==> flow/design.v <==
module riscv_pipe (
	input  wire        CLK,
	input  wire        RSTn,
	output wire [11:0] I_MEM_ADDR,
	input  wire [31:0] I_MEM_DI,
	output wire [11:0] D_MEM_ADDR,
	output wire [31:0] D_MEM_DOUT,
	input  wire [31:0] D_MEM_DI,
	output wire        D_MEM_WEN,
	output wire        RF_WE,
	output wire [4:0]  RF_WA,
	output wire [31:0] RF_WD,
	output wire        HALT
);
	wire [4:0]  ra1, ra2;
	wire [31:0] rd1, rd2;
	RISCV_TOP core (
		.CLK         (CLK),
		.RSTn        (RSTn),
		.I_MEM_CSN   (),
		.I_MEM_DI    (I_MEM_DI),
		.I_MEM_ADDR  (I_MEM_ADDR),
		.D_MEM_CSN   (),
		.D_MEM_DI    (D_MEM_DI),
		.D_MEM_DOUT  (D_MEM_DOUT),
		.D_MEM_ADDR  (D_MEM_ADDR),
		.D_MEM_WEN   (D_MEM_WEN),
		.D_MEM_BE    (),
		.RF_WE       (RF_WE),
		.RF_RA1      (ra1),
		.RF_RA2      (ra2),
		.RF_WA1      (RF_WA),
		.RF_RD1      (rd1),
		.RF_RD2      (rd2),
		.RF_WD       (RF_WD),
		.HALT        (HALT),
		.OUTPUT_PORT ()
	);
	REG_FILE #(
		.DWIDTH (32),
		.MDEPTH (32),
		.AWIDTH (5)
	) rf (
		.CLK  (CLK),
		.WE   (RF_WE),
		.RSTn (RSTn),
		.RA1  (ra1),
		.RA2  (ra2),
		.WA   (RF_WA),
		.WD   (RF_WD),
		.RD1  (rd1),
		.RD2  (rd2)
	);
endmodule
module RISCV_TOP (
	input wire CLK,
	input wire RSTn,
	output wire I_MEM_CSN,
	input wire [31:0] I_MEM_DI, 
	output reg [11:0] I_MEM_ADDR, 
	output wire D_MEM_CSN,
	input wire [31:0] D_MEM_DI,
	output wire [31:0] D_MEM_DOUT,
	output wire [11:0] D_MEM_ADDR, 
	output wire D_MEM_WEN,
	output wire [3:0] D_MEM_BE,
	output wire RF_WE,
	output wire [4:0] RF_RA1,
	output wire [4:0] RF_RA2,
	output wire [4:0] RF_WA1,
	input wire [31:0] RF_RD1,
	input wire [31:0] RF_RD2,
	output wire [31:0] RF_WD,
	output wire HALT,                    
	output wire [31:0] OUTPUT_PORT       
	);
	assign OUTPUT_PORT = RF_WD;
	reg [11:0] pc;
	reg [11:0] pc1;
	reg [11:0] pc2;
	wire [11:0] Added_pc;
	reg [11:0] Added_pc1;
	reg [11:0] Added_pc2;
	reg [31:0] Added_pc3;
	reg [11:0] nxt_pc;
	reg [31:0] inst;	
	reg [4:0] rd1;
	reg [4:0] rd2;
	reg [4:0] rd3;
	reg [31:0] immed;
	reg [11:0] immed1;	
	reg [31:0] A;
	reg [31:0] B;
	reg [31:0] rt1;
	reg [31:0] rt2;
	reg [31:0] result;
	reg [31:0] ALUOut;
	reg [31:0] preMEMOut;
	reg [31:0] MEMOut;
	reg [1:0] PCSrc;
	reg RegWrite1;
	reg RegWrite2;
	reg RegWrite; 
	reg [2:0] ASrc;
	reg [2:0] BSrc;
	reg [1:0] rtSrc;
	reg [3:0] ALUOP;
	reg [1:0] MEMOutSrc1;
	reg [1:0] MEMOutSrc;
	reg JAL;
	reg JAL1;
	reg JALR;
	reg JALR1;
	reg Branch;
	reg MEMWrite1;
	reg MEMWrite;
	reg LW;
	reg Stall;
	reg Finish;
	reg NOP1;
	reg NOP2;
	reg NOP3;
	reg NOP;
	assign HALT = ((inst == 32'h00008067) && (Finish == 1'b1))? 1'b1 : 1'b0;
	always @(posedge CLK) begin
		if (RSTn == 1'b0) pc <= 12'b0;
		else if (Stall == 1'b1) pc <= pc;
		else pc <= nxt_pc;
	end
	always @(posedge CLK) begin
		if (Stall == 1'b1) pc1 <= pc1;
		else pc1 <= pc;
	end
	always @(posedge CLK) begin
		pc2 <= pc1;
	end
	always @(posedge CLK) begin
		immed1 <= immed[11:0];
	end
	assign Added_pc = pc + 4;
	always @(posedge CLK) begin
		if (Stall == 1'b1) Added_pc1 <= Added_pc1;
		else Added_pc1 <= Added_pc;
	end
	always @(posedge CLK) begin
		Added_pc2 <= Added_pc1;
	end
	always @(posedge CLK) begin
		Added_pc3 <= {{21{Added_pc2[11]}},Added_pc2[10:0]};
	end
	always @(*) begin
		if ((JAL1 == 1'b1) || ((Branch == 1'b1) && (result[0] == 1'b1))) PCSrc = 2'b01;
		else if (JALR1 == 1'b1) PCSrc = 2'b10;
		else PCSrc = 2'b00;
	end
	always @(*) begin
		case (PCSrc)
			2'b01: nxt_pc = pc2 + immed1;
			2'b10: nxt_pc = result[11:0];
			default: nxt_pc = Added_pc;
		endcase
	end
	always @(*) I_MEM_ADDR = pc;
	assign I_MEM_CSN = ~RSTn;
	always @(posedge CLK) begin
		if (RSTn == 1'b0) begin
			inst <= 32'h00000013;
			NOP1 <= 1'b1;
		end
		else if ((JAL == 1'b1) || (JALR == 1'b1) || (JAL1 == 1'b1) || (JALR1 == 1'b1) || ((Branch == 1'b1) && (result[0] == 1'b1))) begin
			inst <= 32'h00000013;
			NOP1 <= 1'b1;
		end
		else if (Stall == 1'b1) begin
			inst <= inst;
			NOP1 <= NOP1;
		end
		else begin
			inst <= I_MEM_DI;
			NOP1 <= 1'b0;
		end
	end
	assign RF_RA1 = inst[19:15];
	assign RF_RA2 = inst[24:20];
	always @(posedge CLK) begin
		rd1 <= inst[11:7];
	end
	always @(posedge CLK) begin
		rd2 <= rd1;
	end
	always @(posedge CLK) begin
		rd3 <= rd2;
	end
	assign RF_WA1 = rd3;
	assign RF_WD = MEMOut;
	always @(*) begin
		if (((inst[6:0] == 7'b0010011) && (inst[14:12] != 3'b101) && (inst[14:12] != 3'b001)) || (inst[6:0] == 7'b0000011) || (inst[6:0] == 7'b1100111)) 
			immed = {{21{inst[31]}},inst[30:20]};
		else if (inst[6:0] == 7'b1100011) 
			immed = {{20{inst[31]}},inst[7],inst[30:25],inst[11:8],1'b0};
		else if (inst[6:0] == 7'b0100011) 
			immed = {{21{inst[31]}},inst[30:25],inst[11:8],inst[7]};
		else if (inst[6:0] == 7'b1101111) 
			immed = {{12{inst[31]}},inst[19:12],inst[20],inst[30:21],1'b0};
		else if ((inst[6:0] == 7'b0010011) && ((inst[14:12] == 3'b101) || (inst[14:12] == 3'b001))) 
			immed = {{28{inst[24]}},inst[23:20]};
		else 
			immed = {32{1'b0}};
	end
	assign RF_WE = RegWrite;
	always @(posedge CLK) begin
		if (RSTn == 1'b0) RegWrite2 <= 1'b0;
		else RegWrite2 <= RegWrite1;
	end
	always @(posedge CLK) begin
		if (RSTn == 1'b0) RegWrite <= 1'b0;
		else RegWrite <= RegWrite2;
	end
	always @(posedge CLK) begin
		if (RSTn == 1'b0) RegWrite1 <= 1'b0;
		else if ((inst[6:0] == 7'b1100011) || (inst[6:0] == 7'b0100011) || ((Branch == 1'b1) && (result[0] == 1'b1)) || (Stall == 1'b1)) RegWrite1 <= 1'b0;
		else RegWrite1 <= 1'b1;
	end
	always @(*) begin
		if (inst[6:0] == 7'b1100111) JALR = 1'b1;
		else JALR = 1'b0;
	end
	always @(posedge CLK) begin
		if ((RSTn == 1'b0) || ((Branch == 1'b1) && (result[0] == 1'b1)) || (Stall == 1'b1)) JALR1 <=1'b0;
		else JALR1 <= JALR;
	end
	always @(*) begin
		if (inst[6:0] == 7'b1101111) JAL = 1'b1;
		else JAL = 1'b0;
	end
	always @(posedge CLK) begin
		if ((RSTn == 1'b0) || ((Branch == 1'b1) && (result[0] == 1'b1)) || (Stall == 1'b1)) JAL1 <=1'b0;
		else JAL1 <= JAL;
	end
	always @(posedge CLK) begin
		if ((RSTn == 1'b1) && (inst[6:0] == 7'b1100011) && ((Branch == 1'b0) || (result[0] == 1'b0)) && (Stall == 1'b0)) Branch <= 1'b1;
		else Branch <= 1'b0;
	end
	always @(posedge CLK) begin
		if ((RSTn == 1'b1) && (inst[6:0] == 7'b0000011) && ((Branch == 1'b0) || (result[0] == 1'b0)) && (Stall == 1'b0)) LW <= 1'b1;
		else LW <= 1'b0;
	end
	always @(posedge CLK) begin
		if ((RSTn == 1'b1) && (inst == 32'h00c00093) && ((Branch == 1'b0) || (result[0] == 1'b0)) && (Stall == 1'b0)) Finish <= 1'b1;
		else Finish <= 1'b0;
	end
	always @(posedge CLK) begin
		if ((RSTn == 1'b0) || ((Branch == 1'b1) && (result[0] == 1'b1)) || (Stall == 1'b1)) NOP2 <= 1'b1;
		else NOP2 <= NOP1;
	end
	always @(posedge CLK) begin
		NOP3 <= NOP2;
	end
	always @(posedge CLK) begin
		NOP <= NOP3;
	end
	always @(*) begin
		if ((RegWrite1 == 1'b1) && (inst[19:15] == rd1) && (inst[19:15] != 5'b00000) && (inst[6:0] != 7'b1101111) && (LW == 1'b1)) Stall = 1'b1;
		else if ((RegWrite1 == 1'b1) && (inst[24:20] == rd1) && (inst[24:20] != 5'b00000) && ((inst[6:0] == 7'b0100011) || (inst[6:0] == 7'b0110011) || (inst[6:0] == 7'b1100011)) && (LW == 1'b1)) Stall = 1'b1;
		else Stall = 1'b0;
	end
	always @(*) begin
		if ((RegWrite1 == 1'b1) && (inst[19:15] == rd1) && (inst[19:15] != 5'b00000) && (inst[6:0] != 7'b1101111) && (JAL1 != 1'b1) && (JALR1 != 1'b1)) ASrc = 3'b001;
		else if ((RegWrite2 == 1'b1) && (inst[19:15] == rd2) && (inst[19:15] != 5'b00000) && (inst[6:0] != 7'b1101111)) ASrc = 3'b010;
		else if ((RegWrite == 1'b1) && (inst[19:15] == rd3) && (inst[19:15] != 5'b00000) && (inst[6:0] != 7'b1101111)) ASrc = 3'b011;
		else if((RegWrite1 == 1'b1) && (inst[19:15] == rd1) && (inst[19:15] != 5'b00000) && (inst[6:0] != 7'b1101111) && ((JAL1 == 1'b1) || (JALR1 == 1'b1))) ASrc = 3'b100;
		else ASrc = 3'b000;
	end
	always @(*) begin
		if ((RegWrite1 == 1'b1) && (inst[24:20] == rd1) && (inst[24:20] != 5'b00000) && ((inst[6:0] == 7'b0110011) || (inst[6:0] == 7'b1100011)) && (JAL1 != 1'b1) && (JALR1 != 1'b1)) BSrc = 3'b010;
		else if ((RegWrite2 == 1'b1) && (inst[24:20] == rd2) && (inst[24:20] != 5'b00000) && ((inst[6:0] == 7'b0110011) || (inst[6:0] == 7'b1100011))) BSrc = 3'b011;
		else if ((RegWrite == 1'b1) && (inst[24:20] == rd3) && (inst[24:20] != 5'b00000) && ((inst[6:0] == 7'b0110011) || (inst[6:0] == 7'b1100011))) BSrc = 3'b100;
		else if ((RegWrite1 == 1'b1) && (inst[24:20] == rd1) && (inst[24:20] != 5'b00000) && ((inst[6:0] == 7'b0110011) || (inst[6:0] == 7'b1100011)) && ((JAL1 == 1'b1) || (JALR1 == 1'b1))) BSrc = 3'b101;
		else if ((inst[6:0] == 7'b0110011) || (inst[6:0] == 7'b1100011)) BSrc = 3'b000;
		else BSrc = 3'b001;	
	end
	always @(*) begin
		if ((RegWrite1 == 1'b1) && (inst[24:20] == rd1) && (inst[24:20] != 5'b00000)) rtSrc = 2'b01;
		else if ((RegWrite2 == 1'b1) && (inst[24:20] == rd2) && (inst[24:20] != 5'b00000)) rtSrc = 2'b10;
		else if ((RegWrite == 1'b1) && (inst[24:20] == rd3) && (inst[24:20] != 5'b00000)) rtSrc = 2'b11;
		else rtSrc = 2'b00;	
	end
	always @(posedge CLK) begin
		case (ASrc)
			3'b000: A <= RF_RD1;		
			3'b001: A <= result;
			3'b010: A <= preMEMOut;
			3'b011: A <= MEMOut;
			default: A <= Added_pc2;
		endcase
	end
	always @(posedge CLK) begin
		case (BSrc)
			3'b000: B <= RF_RD2;	
			3'b001: B <= immed;		
			3'b010: B <= result;
			3'b011: B <= preMEMOut;
			3'b100: B <= MEMOut;
			default: B <= Added_pc2;
		endcase
	end
	always @(posedge CLK) begin
		case (rtSrc)
			2'b00: rt1 <= RF_RD2;		
			2'b01: rt1 <= result;
			2'b10: rt1 <= preMEMOut;
			default: rt1 <= MEMOut;
		endcase
	end
	always @(posedge CLK) begin
		rt2 <= rt1;
	end
	always @(posedge CLK) begin
		if ((inst[6:0] == 7'b1101111) || (inst[6:0] == 7'b0000011) || (inst[6:0] == 7'b0100011) || ((inst[6:0] == 7'b0110011) && (inst[14:12] == 3'b000) && (inst[30] == 1'b0)) || ((inst[6:0] == 7'b0010011) && (inst[14:12] == 3'b000)))              
			ALUOP <= 4'b0000;
		else if ((inst[6:0] == 7'b0110011) && (inst[14:12] == 3'b000)  && (inst[30] == 1'b1))
			ALUOP <= 4'b0001;
		else if (((inst[6:0] == 7'b0110011) && (inst[14:12] == 3'b111)) || ((inst[6:0] == 7'b0010011) && (inst[14:12] == 3'b111))) 
			ALUOP <= 4'b0010;
		else if (((inst[6:0] == 7'b0110011) && (inst[14:12] == 3'b110)) || ((inst[6:0] == 7'b0010011) && (inst[14:12] == 3'b110))) 
			ALUOP <= 4'b0011;
		else if (((inst[6:0] == 7'b0110011) && (inst[14:12] == 3'b100)) || ((inst[6:0] == 7'b0010011) && (inst[14:12] == 3'b100))) 
			ALUOP <= 4'b0100;
		else if (((inst[6:0] == 7'b0110011) && (inst[14:12] == 3'b010)) || ((inst[6:0] == 7'b0010011) && (inst[14:12] == 3'b010)) || ((inst[6:0] == 7'b1100011) && (inst[14:12] == 3'b100))) 
			ALUOP <= 4'b0101;
		else if (((inst[6:0] == 7'b0110011) && (inst[14:12] == 3'b011)) || ((inst[6:0] == 7'b0010011) && (inst[14:12] == 3'b011)) || ((inst[6:0] == 7'b1100011) && (inst[14:12] == 3'b110))) 
			ALUOP <= 4'b0110;
		else if (((inst[6:0] == 7'b0110011) && (inst[14:12] == 3'b101) && (inst[30] == 1'b1)) || ((inst[6:0] == 7'b0010011) && (inst[14:12] == 3'b101) && (inst[30] == 1'b1)))              
			ALUOP <= 4'b0111;
		else if (((inst[6:0] == 7'b0110011) && (inst[14:12] == 3'b101) && (inst[30] == 1'b0)) || ((inst[6:0] == 7'b0010011) && (inst[14:12] == 3'b101) && (inst[30] == 1'b0)))              
			ALUOP <= 4'b1000;
		else if (((inst[6:0] == 7'b0110011) && (inst[14:12] == 3'b001)) || ((inst[6:0] == 7'b0010011) && (inst[14:12] == 3'b001)))              
			ALUOP <= 4'b1001;
		else if ((inst[6:0] == 7'b1100011) && (inst[14:12] == 3'b000)) 
			ALUOP <= 4'b1010;
		else if ((inst[6:0] == 7'b1100011) && (inst[14:12] == 3'b001)) 
			ALUOP <= 4'b1011;
		else if ((inst[6:0] == 7'b1100011) && (inst[14:12] == 3'b101)) 
			ALUOP <= 4'b1100;
		else if ((inst[6:0] == 7'b1100011) && (inst[14:12] == 3'b111)) 
			ALUOP <= 4'b1101;
		else if (inst[6:0] == 7'b1100111)
			ALUOP <= 4'b1110;
		else 
			ALUOP <= 4'b1111;
	end
	always @(*) begin
		case (ALUOP)
			4'b0000 : result = A + B;
			4'b0001 : result = A - B;
			4'b0010 : result = A & B;
			4'b0011 : result = A | B;
			4'b0100 : result = A ^ B;
			4'b0101 : result = $signed(A) < $signed(B);
			4'b0110 : result = A < B;
			4'b0111 : result = $signed(A) >>> B[4:0];
			4'b1000 : result = A >> B[4:0];
			4'b1001 : result = A << B[4:0];
			4'b1010 : result = A == B;
			4'b1011 : result = A != B;
			4'b1100 : result = $signed(A) >= $signed(B);
			4'b1101 : result = A >= B;
			4'b1110 : result = (A + B) & 32'hfffffffe;
			default : result = 0;
		endcase
	end
	always @(posedge CLK) begin
		ALUOut <= result;
	end
	assign D_MEM_ADDR = ALUOut[11:0];
	assign D_MEM_DOUT = rt2;
	assign D_MEM_CSN = ~RSTn;
	assign D_MEM_WEN = ~MEMWrite;
	assign D_MEM_BE = 4'b1111;
	always @(posedge CLK) begin
		if ((RSTn == 1'b1) && (inst[6:0] == 7'b0100011) && ((Branch == 1'b0) || (result[0] == 1'b0)) && (Stall == 1'b0)) MEMWrite1 <= 1'b1;
		else MEMWrite1 <= 1'b0;
	end
	always @(posedge CLK) begin
		if (RSTn == 1'b0) MEMWrite <= 1'b0;
		else MEMWrite <= MEMWrite1;
	end
	always @(posedge CLK)begin
		if ((inst[6:0] == 7'b1101111) || (inst[6:0] == 7'b1100111)) MEMOutSrc1 <= 2'b10;
		else if (inst[6:0] == 7'b0000011) MEMOutSrc1 <= 2'b01;
		else MEMOutSrc1 <= 2'b00;
	end 
	always @(posedge CLK) begin
		MEMOutSrc <= MEMOutSrc1;
	end
	always @(*) begin
		case (MEMOutSrc)
			2'b00: preMEMOut = ALUOut;		
			2'b01: preMEMOut = D_MEM_DI;
			default: preMEMOut = Added_pc3;
		endcase
	end
	always @(posedge CLK) begin
		MEMOut <= preMEMOut;
	end
endmodule 
module REG_FILE #(
	parameter DWIDTH = 32,
	parameter MDEPTH = 32,
	parameter AWIDTH = 5
)  (
	input wire CLK,
	input wire WE,
	input wire RSTn,
	input wire [AWIDTH-1:0] RA1, RA2, WA,
	input wire [DWIDTH-1:0] WD,
	output wire [DWIDTH-1:0] RD1, RD2
);
	reg [DWIDTH-1:0] RF [MDEPTH-1:0];
	assign RD1 = RF[RA1];
	assign RD2 = RF[RA2];
	always @(posedge CLK)
	begin
		if (~RSTn)
    		begin
			RF[0] <= 32'b0;
			RF[2] <= 32'hF00;
			RF[3] <= 32'h100;
			RF[1] <= 32'b0;
			RF[4] <= 32'b0;
			RF[5] <= 32'b0;
			RF[6] <= 32'b0;
			RF[7] <= 32'b0;
			RF[8] <= 32'b0;
			RF[9] <= 32'b0;
			RF[10] <= 32'b0;
			RF[11] <= 32'b0;
			RF[12] <= 32'b0;
			RF[13] <= 32'b0;
			RF[14] <= 32'b0;
			RF[15] <= 32'b0;
			RF[16] <= 32'b0;
			RF[17] <= 32'b0;
			RF[18] <= 32'b0;
			RF[19] <= 32'b0;
			RF[20] <= 32'b0;
			RF[21] <= 32'b0;
			RF[22] <= 32'b0;
			RF[23] <= 32'b0;
			RF[24] <= 32'b0;
			RF[25] <= 32'b0;
			RF[26] <= 32'b0;
			RF[27] <= 32'b0;
			RF[28] <= 32'b0;
			RF[29] <= 32'b0;
			RF[30] <= 32'b0;
			RF[31] <= 32'b0;
		end
		else if(WE && (WA != {AWIDTH{1'b0}}))
		begin
        		RF[WA] <= WD;
    		end
	end
endmodule
Tool chain data of riscv_pipe

What the tools print for riscv_pipe, step after step.
Line numbers count from 1 in the design file above.
Operators carry their Yosys type and port widths (W data, S select, Z words).
Cell names lack the library's common part.
A cell with - has no value.

Top module: riscv_pipe
Clock input: CLK
Library: sky130hd
Timing corner: tt_025C_1v80

Word level

Yosys after proc, flatten, opt, wreduce and memory -nomap, before mapping. Print and check cells are not counted.
Memory sizes are those after Yosys's memory passes, which may raise the word count (mostly to a power of two), join words into wider ones and drop unused or constant bits.

Add/subtract/negate cells: 4
Shift operators: 3
Bitwise operators: 11
Muxes and demuxes: 61
Equal/unequal tests: 53
Reduce/logical cells: 119
Div/mod/pow operators: 0
$lt $le $gt $ge: 4
Multiply operators: 0

Operators with widths:

| operator               | number |
| $pmux W32 S15          | 1 |
| $mux W32               | 7 |
| $pmux W32 S5           | 1 |
| $pmux W32 S4           | 1 |
| $pmux W32 S3           | 1 |
| $logic_and A1 B1 Y1    | 73 |
| $ge A32 B32 Y1         | 2 |
| $lt A32 B32 Y1         | 2 |
| $pmux W32 S2           | 1 |
| $mux W3                | 12 |
| $logic_or A1 B1 Y1     | 33 |
| $eq A32 B16 Y1 const B | 1 |
| $eq A32 B24 Y1 const B | 1 |
| $add A32 B32 Y32       | 1 |
| $sub A32 B32 Y32       | 1 |
| $eq A32 B32 Y1         | 1 |
| $ne A32 B32 Y1         | 1 |
| $and A32 B32 Y32       | 1 |
| $or A32 B32 Y32        | 1 |
| $xor A32 B32 Y32       | 1 |
| $shl A32 B5 Y32        | 1 |
| $shr A32 B5 Y32        | 1 |
| $sshr A32 B5 Y32       | 1 |
| $eq A5 B5 Y1           | 6 |
| $mux W5                | 6 |
| $eq A4 B4 Y1 const B   | 7 |
| $pmux W12 S2           | 1 |
| $mux W4                | 6 |

Other operator kinds: 27; their cells: 83.

Cells after elaboration: 289
Bits in read-only memories: 0
Memories: 1
Latch bits: 0
Memory bits (writable): 1,024
Flip-flop bits (word level): 341
Output and inout bits: 96
Input port bits: 66

Memory list:

| memory | depth | bits a word | line | text |
| rf.RF  | 32    | 32          | 419  | `reg [DWIDTH-1:0] RF [MDEPTH-1:0];` |

Logic depth

Yosys ltp: most cells in a row. Word level: on the elaborated netlist, between registers, memories and ports. Mapped: between sequential cells and ports; inverters and the memories' decode and read muxes count.

Depth in word-level cells: 15
ABC_AREA: 0
Gate-level depth with buffers: 19
Mapped depth without buffers: 14

After synthesis

The flow's flattened synthesis, as Yosys stat reports it; memories are mapped. The netlist is that of the ABC_AREA named above (0 if unset); the other value can give another one.
Totals and module areas in this step are rounded.

Cells by type:

| cell type | number | total area (um2) |
| edfxtp_1  | 1,046  | 3.14E+04 |
| mux4_2    | 688    | 1.55E+04 |
| dfxtp_1   | 336    | 6.73E+03 |
| and2_1    | 999    | 6.25E+03 |
| clkbuf_1  | 437    | 1.64E+03 |
| ha_1      | 109    | 1.36E+03 |
| a21oi_1   | 236    | 1.18E+03 |
| nor2_1    | 303    | 1.14E+03 |
| nand2_1   | 270    | 1.01E+03 |
| mux2i_1   | 80     | 800.768 |
| o21ai_0   | 148    | 740.71 |
| mux2_2    | 59     | 664.387 |
| a211oi_1  | 76     | 570.547 |
| inv_1     | 128    | 480.461 |
| o211ai_1  | 54     | 405.389 |
| a222oi_1  | 32     | 320.307 |
| buf_1     | 84     | 315.302 |
| a21o_1    | 41     | 307.795 |

Other cell types: 82; their cells: 703.

Mapped area: 76,300 um2
Flip-flop cells: 1,382
Buffers: 572
Cells in the netlist: 5,829
Sequential part of the area: 38,100 um2

The figures by module come from a second, unflattened synthesis with its own total; it is not the netlist above.

Cell total of the unflattened synthesis: 7,287
Area (unflattened synthesis): 77,800 um2

Each row is one instance without its submodules.

By module:

| module     | area (um2) | cells | times used | sequential area (um2) |
| REG_FILE   | 55,600     | 4,610 | 1          | 30,700 |
| RISCV_TOP  | 22,200     | 2,677 | 1          | 7,190 |
| riscv_pipe | 0.0        | 0     | 1          | 0.0 |

Worst setup path after synthesis

Source: OpenSTA report_checks on the synthesized netlist (no wires, ideal clock, input and output delay 20% of the period each), path of least setup slack; recovery checks are left aside. Register names are those of the netlist, which keeps one name where synthesis merged equal registers.

Kind: in2reg
From: input RSTn
To: memory rf.RF[30][0]
Clock period: 6.5 ns
Delay of the path: 3.265 ns
Path slack: 1.935 ns
Arrival: 4.099 ns
Input delay: 1.300 ns
Buffers on the path: 2
Setup time: 0.466 ns
Data required time: 6.034 ns
Launch time at the first pin: 1.300 ns
Stages: 4
Period reached after synthesis: 4.565 ns

"delay of the path" = arrival - input delay + setup time.
"stages" counts driving pins, that of a launching flip-flop among them; a cell with two outputs on the path counts twice.
"period reached after synthesis" = period - worst setup slack (recovery checks aside). The figure is calculated, with input and output delays left at 20% of the set period.
The rows between start and end are the longest chain of elaborated cells between them; the timing report does not say that the signal goes this way. Where chains are equally long, one stands for them.
Each line given opens the expression or statement behind the cell; cells for indexed reads and writes are added by Yosys, which also makes memories of some case tables.
The path ends at the enable pin of a flip-flop; only ways to that pin are counted.

Cells stage by stage: nand4b_1 -> clkbuf_1 -> clkbuf_1 -> o21ai_0
Cells in the longest elaborated chain: 1
Elaborated cells between the ends (all ways): 3
Source lines of those cells: 1
Those cells by class: mux: 3

RTL lines, path post-synthesis:

| element            | line | text |
| start: declaration | 3    | `input wire RSTn,` |
| $mux W5            | 424  | `if (~RSTn)` |
| end: declaration   | 419  | `reg [DWIDTH-1:0] RF [MDEPTH-1:0];` |

Timing after layout

Path of least setup slack in the final report of job 4 (OpenROAD, finished layout, wires in). Where an end is a register, its clock arrival counts in the times.

Kind: reg2reg
From: register core.B[0]
To: register core.pc[1]
Buffers on the path: 2
Setup time: 0.16 ns
Stages: 13
Launch time at the first pin: 0.81 ns
Arrival: 5.39 ns
Clock period: 5.3 ns
Path slack: 0.56 ns
Data required time: 5.95 ns

The rows between start and end are the longest chain of elaborated cells between them; the timing report does not say that the signal goes this way. Where chains are equally long, one stands for them.
At most two assigning lines are given for a register; there are more.

Cells stage by stage: dfxtp_2 -> buf_4 -> buf_4 -> mux4_1 -> mux2_2 -> and4_1 -> nor4_1 -> nand4b_1 -> a21oi_2 -> a21boi_2 -> or2_1 -> a2111oi_0 -> a311oi_1
Cells in the longest elaborated chain: 7
Elaborated cells between the ends (all ways): 21
Those cells by class: add/sub: 2; compare: 4; eq/ne: 4; shift: 3; mux: 3; logic: 3; reduce/logical: 2

RTL lines, path post-layout:

| element             | line | text |
| start: declaration  | 93   | `reg [31:0] B;` |
| start: assignment   | 300  | `3'b001: B <= immed;` |
| start: assignment   | 301  | `3'b010: B <= result;` |
| $ge A32 B32 Y1      | 367  | `4'b1101 : result = A >= B;` |
| $pmux W32 S15       | 353  | `case (ALUOP)` |
| $logic_and A1 B1 Y1 | 152  | `if ((JAL1 == 1'b1) \|\| ((Branch == 1'b1) && (result[0] == 1'b1))) PCSrc = 2'b01;` |
| $logic_or A1 B1 Y1  | 152  |  |
| $mux W2             | 152  |  |
| $eq A2 B2 Y1        | 157  | `case (PCSrc)` |
| $pmux W12 S2        | 157  |  |
| end: assignment     | 127  | `else if (Stall == 1'b1) pc <= pc;` |
| end: assignment     | 128  | `else pc <= nxt_pc;` |
| end: declaration    | 78   | `reg [11:0] pc;` |

==> results <==
Measured data: module riscv_pipe, platform sky130hd, 5 stored runs of the flow under differing settings, order arbitrary. Input and output delays are each 20% of the period that was set; the output load is 0.01 pF.
"clock period reached" is the run's clock period less its worst setup slack. It is reckoned from that one timing run; input and output delays stay at 20% of the period that was set.
"time on the worst setup path": the worst setup path's part of the clock period (all of it between registers, 20% less for each end at a port) less its slack. A launch clock that arrives late makes it longer, a capture clock that arrives late makes it shorter.
"power consumption": no workload was simulated; the value follows from the tool's default switching activity.
Measured values are rounded.
A setting shown as -- is not set for that run.
A result given as -- is not shown for that run.

| setting or result                                       | job 1 | job 2 | job 3 | job 4   | job 5 |
| ABC_AREA                                                | 1     | --    | 1     | --      | 1     |
| CELL_PAD_IN_SITES_DETAIL_PLACEMENT                      | 2     | 2     | 2     | --      | 1     |
| CORE_MARGIN                                             | 6     | 9     | 6     | 2       | 8     |
| CORE_UTILIZATION                                        | 44    | 70    | 44    | 40      | 47    |
| CTS_CLUSTER_DIAMETER                                    | 177   | 113   | 177   | --      | 255   |
| GPL_ROUTABILITY_DRIVEN                                  | 0     | 1     | 1     | --      | 1     |
| GPL_TIMING_DRIVEN                                       | 1     | --    | 1     | --      | 0     |
| HOLD_SLACK_MARGIN                                       | 0.06  | --    | 0.06  | --      | 0.04  |
| MAX_ROUTING_LAYER                                       | met4  | --    | met4  | --      | met4  |
| MIN_ROUTING_LAYER                                       | met2  | --    | met2  | --      | --    |
| period_ns                                               | 8.31  | 5.68  | 8.31  | 5.3     | 6.5   |
| CAP_MARGIN                                              | 20    | 20    | 20    | 20      | 40    |
| SLEW_MARGIN                                             | 20    | 20    | 35    | 20      | 20    |
| CORE_ASPECT_RATIO                                       | --    | 0.63  | --    | --      | 0.8   |
| PLACE_DENSITY_LB_ADDON                                  | --    | 0.2   | --    | --      | 0.19  |
| CELL_PAD_IN_SITES_GLOBAL_PLACEMENT                      | --    | --    | 1     | --      | 1     |
| SETUP_SLACK_MARGIN                                      | --    | --    | --    | --      | 0.17  |
| worst setup slack after layout (ns)                     | --    | --    | --    | 0.565   | --    |
| post-route utilization                                  | --    | --    | --    | 0.458   | --    |
| area of the standard cells in the finished layout (um2) | --    | --    | --    | 87,000  | --    |
| worst hold slack after layout (ns)                      | --    | --    | --    | 0.322   | --    |
| power consumption (mW)                                  | --    | --    | --    | 29.8    | --    |
| time on the worst setup path (ns)                       | --    | --    | --    | 4.74    | --    |
| critical path kind                                      | --    | --    | --    | reg2reg | --    |
| overall die area (um2)                                  | --    | --    | --    | 194,000 | --    |
| total negative slack on setup checks (ns)               | --    | --    | --    | 0.000   | --    |
| synthesized cell area (um2)                             | --    | --    | --    | 76,300  | --    |
| clock period reached (ns)                               | --    | --    | --    | 4.735   | --    |

Job 1: no final report: routing broke off with GRT-0116
Job 2: no final report: placement broke off with DPL-0033
Job 3: no final report: routing broke off with GRT-0116
Job 5: no final report: routing broke off with GRT-0116
